==> flow/design.v <==
`timescale 1ns / 1ps
module clock #(parameter start_time = 0, parameter end_time = 100)(
    input wire in,
    input wire rst,
    output reg out,
    output wire rise
);
    reg [31:0] counter;
    assign rise = (counter >= (end_time >> 1)) & ~out;
    always @(posedge in) begin
        if (rst) begin
            counter <= start_time;
            out <= 1'b0;
        end else begin
            counter <= (counter >= (end_time >> 1)) ? 1 : counter + 1;
            out <= (counter >= (end_time >> 1)) ? ~out : out;
        end
    end
endmodule
`timescale 1ns / 1ps
module stopwatch(clk, rst, btnS, btnR, sw, an, seg);
input clk;
input rst;
input btnS, btnR;
input [7:0] sw;
output reg [3:0] an;
output reg [7:0] seg;
reg [3:0] seg_value;
wire [3:0] seg3, seg2, seg1, seg0;
reg adj_sec;
reg adj;
reg digits_on;
wire one_hz_clk;
wire two_hz_clk;
wire segment_clk;
wire blink_clk;
wire debounce_clk;
wire one_hz_rise;
wire two_hz_rise;
wire segment_rise;
wire blink_rise;
wire debounce_rise;
reg [31:0] sec_counter;
reg [1:0] seg_index;
clock #(.start_time(0), .end_time(200)) my_one_hz_clk(.in(clk), .rst(rst), .out(one_hz_clk), .rise(one_hz_rise));
clock #(.start_time(0), .end_time(100)) my_two_hz_clk(.in(clk), .rst(rst), .out(two_hz_clk), .rise(two_hz_rise));
clock #(.start_time(0), .end_time(4)) my_segment_clk(.in(clk), .rst(rst), .out(segment_clk), .rise(segment_rise));
clock #(.start_time(0), .end_time(20)) my_blink_clk(.in(clk), .rst(rst), .out(blink_clk), .rise(blink_rise));
clock #(.start_time(0), .end_time(10)) my_debounce_clk(.in(clk), .rst(rst), .out(debounce_clk), .rise(debounce_rise));
wire [1:0] next_index = seg_index + 2'd1;
assign seg0 = (sec_counter % 60)  % 10;
assign seg1 = (sec_counter % 60)  / 10;
assign seg2 = (sec_counter / 60)  % 10;
assign seg3 = (sec_counter / 600) % 10;
always @(*) begin
    case (next_index)
        0: seg_value = (digits_on || ~sw[1]) ? seg0 : 10;
        1: seg_value = (digits_on || ~sw[1]) ? seg1 : 10;
        2: seg_value = (digits_on ||  sw[1]) ? seg2 : 10;
        default: seg_value = (digits_on ||  sw[1]) ? seg3 : 10;
    endcase
end
always @(posedge clk) begin
    if (rst) begin
        adj_sec   <= 1'b0;
        adj       <= 1'b0;
        seg_index <= 2'd0;
        an        <= 4'b1111;
        seg       <= 8'b11111111;
    end else if (segment_rise) begin
        adj_sec   <= sw[1];
        adj       <= sw[0];
        seg_index <= next_index;
        an        <= ~(4'b0001 << next_index);
        case (seg_value)
            0: seg <= ~8'b11111100;
            1: seg <= ~8'b01100000;
            2: seg <= ~8'b11011010;
            3: seg <= ~8'b11110010;
            4: seg <= ~8'b01100110;
            5: seg <= ~8'b10110110;
            6: seg <= ~8'b10111110;
            7: seg <= ~8'b11100000;
            8: seg <= ~8'b11111110;
            9: seg <= ~8'b11110110;
            default: seg <= 8'b11111111;
        endcase
    end
end
reg [1:0] reset_state;
reg [2:0] pause_state;
reg stop_tick;
reg has_ticked_once;
wire [1:0] reset_sample = {btnR, reset_state[1]};
wire [2:0] pause_sample = {pause_state[2] && btnS, btnS, pause_state[1]};
always @(posedge clk) begin
    if (rst) begin
        reset_state     <= 2'b00;
        pause_state     <= 3'b000;
        stop_tick       <= 1'b0;
        has_ticked_once <= 1'b0;
        sec_counter     <= 32'd0;
    end else if (debounce_rise) begin
        if (reset_sample == 2'b11) begin
            reset_state <= 2'b00;
            pause_state <= pause_sample;
            sec_counter <= 0;
        end else if (pause_sample == 3'b011) begin
            reset_state <= reset_sample;
            pause_state <= 3'b100;
            stop_tick   <= ~stop_tick;
        end else begin
            reset_state <= reset_sample;
            pause_state <= pause_sample;
            if (adj ? two_hz_clk : one_hz_clk) begin
                if (~has_ticked_once && ~stop_tick) begin
                    has_ticked_once <= 1'b1;
                    if (adj && ~adj_sec) begin
                        sec_counter <= (sec_counter / 60 >= 99)
                                  ? (sec_counter % 60)
                                  : (sec_counter + 60);
                    end else if (adj) begin
                        sec_counter <= (sec_counter / 60) * 60 + ((sec_counter + 1) % 60);
                    end else begin
                        sec_counter <= sec_counter + 1;
                    end
                end
            end else has_ticked_once <= 1'b0;
        end
    end
end
always @(posedge clk) begin
    if (rst)
        digits_on <= 1'b0;
    else if (blink_rise)
        digits_on <= (~adj || ~digits_on);
end
endmodule
**Tool chain data of stopwatch**

Tool output for the design above before and after an edit, in the order of the flow.
"before" refers to lines of the RTL above, "after" to lines of the edited file.
"difference" is "after" less "before", of the values as shown.
Cell names lack the library's common part.
Not given: n/a

- Top: stopwatch
- Clock port: clk
- Library: sky130hd
- Timing corner: tt_025C_1v80

**Edit of the RTL**

Unified diff, file above to edited file.
A script made this edit. It changes what the design does and was not meant as an optimisation.

```diff
@@ -117,7 +117,5 @@
                     has_ticked_once <= 1'b1;
                     if (adj && ~adj_sec) begin
-                        sec_counter <= (sec_counter / 60 >= 99)
-                                  ? (sec_counter % 60)
-                                  : (sec_counter + 60);
+                        sec_counter <= (sec_counter % 60);
                     end else if (adj) begin
                         sec_counter <= (sec_counter / 60) * 60 + ((sec_counter + 1) % 60);
```

**Word level**

Yosys after proc, flatten, opt, wreduce and memory -nomap, before mapping. Memory bits, and registers merged into a memory's read port (data or address), are not among the register bits. Print and check cells are not counted. Equal cells are merged and count once.
Yosys's memory passes give these memory sizes; they may raise the number of words (mostly to a power of two), join words into wider ones and drop unused or constant bits.

Word-level totals:

| item | before | after | difference |
|---|---|---|---|
| flip-flop bits (word level) | 221 | 221 | 0 |
| bits in read-only memories | 112 | 112 | 0 |
| word width x clocked read ports | 7 | 7 | 0 |
| memories | 1 | 1 | 0 |
| bits of input ports | 12 | 12 | 0 |
| output and inout port bits | 12 | 12 | 0 |
| cells after elaboration | 115 | 112 | -3 |

Memories:

| item | before | after |
|---|---|---|
| words x width with read and write ports | 16x7 r1 w0 | 16x7 r1 w0 |

Cells by class:

| item | before | after | difference |
|---|---|---|---|
| $add $sub $neg | 9 | 8 | -1 |
| $mul | 1 | 1 | 0 |
| div/mod/pow operators | 8 | 8 | 0 |
| order comparisons | 6 | 5 | -1 |
| eq/ne operators | 6 | 6 | 0 |
| shifts and indexed selects | 1 | 1 | 0 |
| mux-type cells | 23 | 22 | -1 |
| bitwise gates (word level) | 17 | 17 | 0 |
| reduce/logical cells | 17 | 17 | 0 |

Operators with widths:

| cell | before | after | difference |
|---|---|---|---|
| 2-to-1 mux 32 bit | 7 | 6 | -1 |
| greater-or-equal comparator 32 x 7 -> 1 bit with constant B | 2 | 1 | -1 |
| adder 32 x 6 -> 32 bit with constant B | 1 | 0 | -1 |

Operator kinds equal on both sides are left out: 34.

**Longest topological paths**

Depth = most cells in a row (Yosys ltp): at word level without a register or memory, in the mapped netlist without a sequential cell, where the memories' decode and read muxes count.

Depth:

| item | before | after | difference |
|---|---|---|---|
| depth after elaboration | 9 | 9 | 0 |
| ABC_AREA | 0 | 0 | n/a |
| mapped depth | 111 | 103 | -8 |

**Synthesis result**

Yosys stat after the flow's synthesis: flattened, memories mapped to cells. It holds for the ABC_AREA given above (unset counts as 0); a run with the other value may have another netlist.

Cells by type:

| cell | before | after | difference |
|---|---|---|---|
| o21ai_0 | 276 | 184 | -92 |
| nand2_1 | 352 | 294 | -58 |
| nor3_1 | 157 | 125 | -32 |
| nor2_1 | 402 | 375 | -27 |
| nor4_1 | 79 | 52 | -27 |
| o22ai_1 | 40 | 59 | +19 |
| a22oi_1 | 29 | 48 | +19 |
| ha_1 | 103 | 85 | -18 |
| nand4_1 | 48 | 32 | -16 |
| inv_1 | 169 | 184 | +15 |
| mux2_2 | 36 | 21 | -15 |
| xnor2_1 | 207 | 193 | -14 |
| o21ai_1 | 31 | 45 | +14 |
| a21oi_1 | 301 | 314 | +13 |
| o221ai_1 | 29 | 16 | -13 |
| and3_1 | 55 | 43 | -12 |
| a31o_2 | 17 | 6 | -11 |
| a21o_1 | 66 | 56 | -10 |

Cell types equal on both sides are left out: 15.
The list need not be complete.

Synthesis totals:

| item | before | after | difference |
|---|---|---|---|
| mapped cells | 4195 | 3891 | -304 |
| synthesis area (µm²) | 30297.8 | 28448.5 | -1849.3 |
| area of sequential cells (µm²) | 4364.2 | 4364.2 | 0.0 |
| flip-flops | 218 | 218 | 0 |
| buffers | 190 | 197 | +7 |

By module: a second synthesis without flattening, with its own total; a netlist apart from the flattened one above.

Second synthesis, totals:

| item | before | after | difference |
|---|---|---|---|
| cell total of the unflattened synthesis | 4263 | 3710 | -553 |
| area total of the unflattened synthesis (µm²) | 30828.3 | 27298.7 | -3529.6 |

Each row is one instance without its submodules.

By module, before:

| module | times used | cells | area (µm²) | sequential area (µm²) |
|---|---|---|---|---|
| stopwatch | 1 | 3941 | 26461.6 | 1061.0 |
| clock | 1 | 73 | 907.1 | 660.6 |
| clock | 1 | 64 | 884.6 | 660.6 |
| clock | 1 | 68 | 875.8 | 660.6 |
| clock | 1 | 60 | 853.3 | 660.6 |
| clock | 1 | 57 | 845.8 | 660.6 |

By module, after:

| module | times used | cells | area (µm²) | sequential area (µm²) |
|---|---|---|---|---|
| stopwatch | 1 | 3388 | 22932.0 | 1061.0 |
| clock | 1 | 73 | 907.1 | 660.6 |
| clock | 1 | 64 | 884.6 | 660.6 |
| clock | 1 | 68 | 875.8 | 660.6 |
| clock | 1 | 60 | 853.3 | 660.6 |
| clock | 1 | 57 | 845.8 | 660.6 |

**Timing after synthesis**

Path of least setup slack by OpenSTA after synthesis, without wires, with an ideal clock, recovery checks aside; 20% of the period is set as input and as output delay. Where synthesis merged equal registers, the netlist keeps one of their names.

Timing path after synthesis:

| item | before | after | difference |
|---|---|---|---|
| path type | register -> register | register -> register | n/a |
| from | reg sec_counter[3] | reg sec_counter[8] | n/a |
| to | reg sec_counter[31] | reg sec_counter[31] | n/a |
| clock period (ps) | 30000 | 30000 | 0 |
| time at the first pin (ps) | 0 | 0 | 0 |
| data arrival time (ps) | 20801 | 19620 | -1181 |
| data required time (ps) | 29872 | 29872 | 0 |
| slack (ps) | 9071 | 10253 | +1182 |
| path delay (ps) | 20929 | 19748 | -1181 |
| stages on the path | 106 | 96 | -10 |
| period reached after synthesis (ps) | 20929 | 19747 | -1182 |

"path delay" is the arrival time less input delay plus setup time.
"stages on the path" counts driving pins, that of a launching flip-flop among them; a cell with two outputs on the path counts twice.
"period reached after synthesis" = period - worst setup slack (recovery checks aside). The figure is calculated, with input and output delays left at 20% of the set period.
Between the ends stands the longest chain of elaborated cells between them, by number of cells; it is not shown to be the way that was timed. Of several equally long chains one is given.
A line is the first line of the expression or statement that the cell stems from. Yosys adds cells for indexed reads and writes and turns some case tables into memories.
At most two assigning lines are given for a register; there are more.

Between the ends, after synthesis, before:
- Path through: dfxtp_1 -> clkbuf_1 -> inv_1 -> ha_1 -> nor4b_2 -> nand4_1 -> buf_2 -> nor4_2 -> o211ai_1 -> xnor2_1 -> clkbuf_1 -> nand4_1 -> nor3_1 -> nor2_1 -> maj3_1 -> o21ai_1 -> o21bai_1 -> a211o_1 -> (+70 left out) -> o21bai_1 -> a21o_1 -> a21o_1 -> a21oi_1 -> nor2b_1 -> o21a_1 -> o21a_1 -> o21a_1 -> o21ai_0 -> nand2b_1 -> a21oi_1 -> o21bai_1 -> a21oi_1 -> xnor2_1 -> a221oi_1 -> a211oi_1 -> a21oi_1 -> nor2_1
- Length of the longest elaborated chain: 9
- Elaborated cells between the ends (all ways): 15
- Those cells by class: add/sub: 3; mul: 1; div: 3; compare: 1; mux: 7

Ends and longest elaborated chain, after synthesis, before:

| item | line | RTL |
|---|---|---|
| from (decl) | 43 | `reg [31:0] sec_counter;` |
| from (assign) | 119 | `sec_counter <= (sec_counter / 60 >= 99)` |
| from (assign) | 123 | `sec_counter <= (sec_counter / 60) * 60 + ((sec_counter + 1) % 60);` |
| divider 32 x 6 -> 32 bit | 123 |  |
| multiplier 32 x 4 -> 30 bit | 123 |  |
| adder 32 bit | 123 |  |
| 2-to-1 mux 32 bit | 122 | `end else if (adj) begin` |
| 2-to-1 mux 32 bit | 118 | `if (adj && ~adj_sec) begin` |
| 2-to-1 mux 32 bit | 116 | `if (~has_ticked_once && ~stop_tick) begin` |
| 2-to-1 mux 32 bit | 115 | `if (adj ? two_hz_clk : one_hz_clk) begin` |
| 2-to-1 mux 32 bit | 108 | `end else if (pause_sample == 3'b011) begin` |
| 2-to-1 mux 32 bit | 104 | `if (reset_sample == 2'b11) begin` |
| to (assign) | 119 |  |
| to (assign) | 123 |  |
| to (decl) | 43 |  |

Between the ends, after synthesis, after:
- Path through: dfxtp_1 -> clkbuf_1 -> clkinv_1 -> nor4_1 -> nand4_1 -> or3_1 -> clkbuf_1 -> a21boi_0 -> a21oi_1 -> o22ai_1 -> nand2_1 -> o21ai_1 -> o21ai_0 -> a31o_2 -> a21oi_1 -> o21ai_0 -> a211oi_1 -> o221ai_1 -> (+60 left out) -> o21bai_1 -> a21oi_1 -> o21bai_1 -> a21oi_1 -> o21bai_1 -> a21oi_1 -> o21bai_1 -> a21oi_1 -> o21bai_1 -> a21oi_1 -> o21bai_1 -> a21oi_1 -> o21bai_1 -> a21oi_1 -> xnor2_1 -> o22ai_1 -> a22oi_1 -> nor2_1
- Length of the longest elaborated chain: 9
- Elaborated cells between the ends (all ways): 12
- Those cells by class: add/sub: 2; mul: 1; div: 3; mux: 6

Ends and longest elaborated chain, after synthesis, after:

| item | line | RTL |
|---|---|---|
| from (decl) | 43 | `reg [31:0] sec_counter;` |
| from (assign) | 119 | `sec_counter <= (sec_counter % 60);` |
| from (assign) | 121 | `sec_counter <= (sec_counter / 60) * 60 + ((sec_counter + 1) % 60);` |
| divider 32 x 6 -> 32 bit | 121 |  |
| multiplier 32 x 4 -> 30 bit | 121 |  |
| adder 32 bit | 121 |  |
| 2-to-1 mux 32 bit | 120 | `end else if (adj) begin` |
| 2-to-1 mux 32 bit | 118 | `if (adj && ~adj_sec) begin` |
| 2-to-1 mux 32 bit | 116 | `if (~has_ticked_once && ~stop_tick) begin` |
| 2-to-1 mux 32 bit | 115 | `if (adj ? two_hz_clk : one_hz_clk) begin` |
| 2-to-1 mux 32 bit | 108 | `end else if (pause_sample == 3'b011) begin` |
| 2-to-1 mux 32 bit | 104 | `if (reset_sample == 2'b11) begin` |
| to (assign) | 119 |  |
| to (assign) | 121 |  |
| to (decl) | 43 |  |

**Path in the finished layout**

Path of least setup slack in the final report of the runs of set A (OpenROAD, finished layout, wires in). Where an end is a register, its clock arrival counts in the times.
The path's times are printed in steps of 10 ps; the period is the one set.

Timing path after layout:

| item | before | after | difference |
|---|---|---|---|
| path type | register -> register | register -> register | n/a |
| from | reg sec_counter[3] | reg sec_counter[4] | n/a |
| to | reg sec_counter[31] | reg sec_counter[31] | n/a |
| clock period (ps) | 27900 | 27900 | 0 |
| time at the first pin (ps) | 500 | 530 | +30 |
| data arrival time (ps) | 25600 | 24270 | -1330 |
| data required time (ps) | 28270 | 28300 | +30 |
| slack (ps) | 2670 | 4030 | +1360 |
| stages on the path | 92 | 95 | +3 |

Between the ends stands the longest chain of elaborated cells between them, by number of cells; it is not shown to be the way that was timed. Of several equally long chains one is given.
At most two assigning lines are given for a register; there are more.

Between the ends, after layout, before:
- Path through: dfxtp_1 -> inv_1 -> ha_1 -> nor4b_2 -> buf_4 -> nand4_1 -> buf_4 -> nor3_1 -> a21oi_1 -> inv_2 -> o21ai_0 -> nand4_1 -> o31ai_1 -> a31oi_1 -> nand3_1 -> a32o_1 -> a2111oi_2 -> o32ai_1 -> (+56 left out) -> o21bai_1 -> a21o_1 -> a21o_1 -> a21oi_1 -> nor2b_1 -> o21a_1 -> o21a_1 -> o21a_1 -> o21ai_0 -> nand2b_1 -> a21oi_1 -> o21bai_1 -> a21oi_1 -> xnor2_1 -> a221oi_1 -> a211oi_1 -> a21oi_1 -> nor2_1
- Length of the longest elaborated chain: 9
- Elaborated cells between the ends (all ways): 15
- Those cells by class: add/sub: 3; mul: 1; div: 3; compare: 1; mux: 7

Ends and longest elaborated chain, after layout, before:

| item | line | RTL |
|---|---|---|
| from (decl) | 43 | `reg [31:0] sec_counter;` |
| from (assign) | 119 | `sec_counter <= (sec_counter / 60 >= 99)` |
| from (assign) | 123 | `sec_counter <= (sec_counter / 60) * 60 + ((sec_counter + 1) % 60);` |
| divider 32 x 6 -> 32 bit | 123 |  |
| multiplier 32 x 4 -> 30 bit | 123 |  |
| adder 32 bit | 123 |  |
| 2-to-1 mux 32 bit | 122 | `end else if (adj) begin` |
| 2-to-1 mux 32 bit | 118 | `if (adj && ~adj_sec) begin` |
| 2-to-1 mux 32 bit | 116 | `if (~has_ticked_once && ~stop_tick) begin` |
| 2-to-1 mux 32 bit | 115 | `if (adj ? two_hz_clk : one_hz_clk) begin` |
| 2-to-1 mux 32 bit | 108 | `end else if (pause_sample == 3'b011) begin` |
| 2-to-1 mux 32 bit | 104 | `if (reset_sample == 2'b11) begin` |
| to (assign) | 119 |  |
| to (assign) | 123 |  |
| to (decl) | 43 |  |

Between the ends, after layout, after:
- Path through: dfxtp_1 -> clkinv_1 -> nor3_1 -> buf_4 -> and3_1 -> nand3_1 -> xnor2_1 -> nor3_1 -> o211a_1 -> o22ai_1 -> and2_1 -> o21ai_0 -> a31o_2 -> a21oi_1 -> o21ai_0 -> a211oi_1 -> o221ai_1 -> a21oi_1 -> (+59 left out) -> o21bai_1 -> a21oi_1 -> o21bai_1 -> a21oi_1 -> o21bai_1 -> a21oi_1 -> o21bai_1 -> a21oi_1 -> o21bai_1 -> a21oi_1 -> o21bai_1 -> a21oi_1 -> o21bai_1 -> a21oi_1 -> xnor2_1 -> o22ai_1 -> a22oi_1 -> nor2_1
- Length of the longest elaborated chain: 9
- Elaborated cells between the ends (all ways): 12
- Those cells by class: add/sub: 2; mul: 1; div: 3; mux: 6

Ends and longest elaborated chain, after layout, after:

| item | line | RTL |
|---|---|---|
| from (decl) | 43 | `reg [31:0] sec_counter;` |
| from (assign) | 119 | `sec_counter <= (sec_counter % 60);` |
| from (assign) | 121 | `sec_counter <= (sec_counter / 60) * 60 + ((sec_counter + 1) % 60);` |
| divider 32 x 6 -> 32 bit | 121 |  |
| multiplier 32 x 4 -> 30 bit | 121 |  |
| adder 32 bit | 121 |  |
| 2-to-1 mux 32 bit | 120 | `end else if (adj) begin` |
| 2-to-1 mux 32 bit | 118 | `if (adj && ~adj_sec) begin` |
| 2-to-1 mux 32 bit | 116 | `if (~has_ticked_once && ~stop_tick) begin` |
| 2-to-1 mux 32 bit | 115 | `if (adj ? two_hz_clk : one_hz_clk) begin` |
| 2-to-1 mux 32 bit | 108 | `end else if (pause_sample == 3'b011) begin` |
| 2-to-1 mux 32 bit | 104 | `if (reset_sample == 2'b11) begin` |
| to (assign) | 119 |  |
| to (assign) | 121 |  |
| to (decl) | 43 |  |

**Layout results**

Runs of the flow (Yosys, OpenROAD) on both versions; the two runs of a pair have the same settings. The constraints put input and output delay at 20% of the set period each and load the outputs with 0.01 pF.

Flow settings, set A:
- period_ns: 27.9
- CAP_MARGIN: 20
- CORE_MARGIN: 2
- CORE_UTILIZATION: 40
- SLEW_MARGIN: 20

Results, set A:

| item | before | after | difference |
|---|---|---|---|
| chip area in the Yosys report (µm²) | 30297.8 | 28448.5 | -1849.3 |
| area of the die (µm²) | 77961.0 | 73270.4 | -4690.6 |
| utilization after routing | 0.437 | 0.437 | 0.000 |
| lowest setup slack (ps) | 2670 | 4030 | +1360 |
| smallest hold slack (ps) | 464 | 454 | -10 |
| reached clock period (ps) | 25230 | 23870 | -1360 |

Flow settings, set B:
- CELL_PAD_IN_SITES_GLOBAL_PLACEMENT: 3
- CORE_UTILIZATION: 27
- GPL_ROUTABILITY_DRIVEN: 0
- MAX_ROUTING_LAYER: met4
- TNS_END_PERCENT: 10
- period_ns: 29.7
- CAP_MARGIN: 20
- CORE_MARGIN: 2
- SLEW_MARGIN: 20

Results, set B:

| item | before | after | difference |
|---|---|---|---|
| chip area in the Yosys report (µm²) | 30297.8 | 28448.5 | -1849.3 |
| area of the die (µm²) | 114911.0 | 107978.0 | -6933.0 |
| utilization after routing | 0.305 | 0.299 | -0.006 |
| lowest setup slack (ps) | 4276 | 5567 | +1291 |
| smallest hold slack (ps) | 453 | 451 | -2 |
| reached clock period (ps) | 25424 | 24133 | -1291 |

"reached clock period" is the run's clock period less its worst setup slack. It is reckoned from that one timing run; input and output delays stay at 20% of the period that was set.
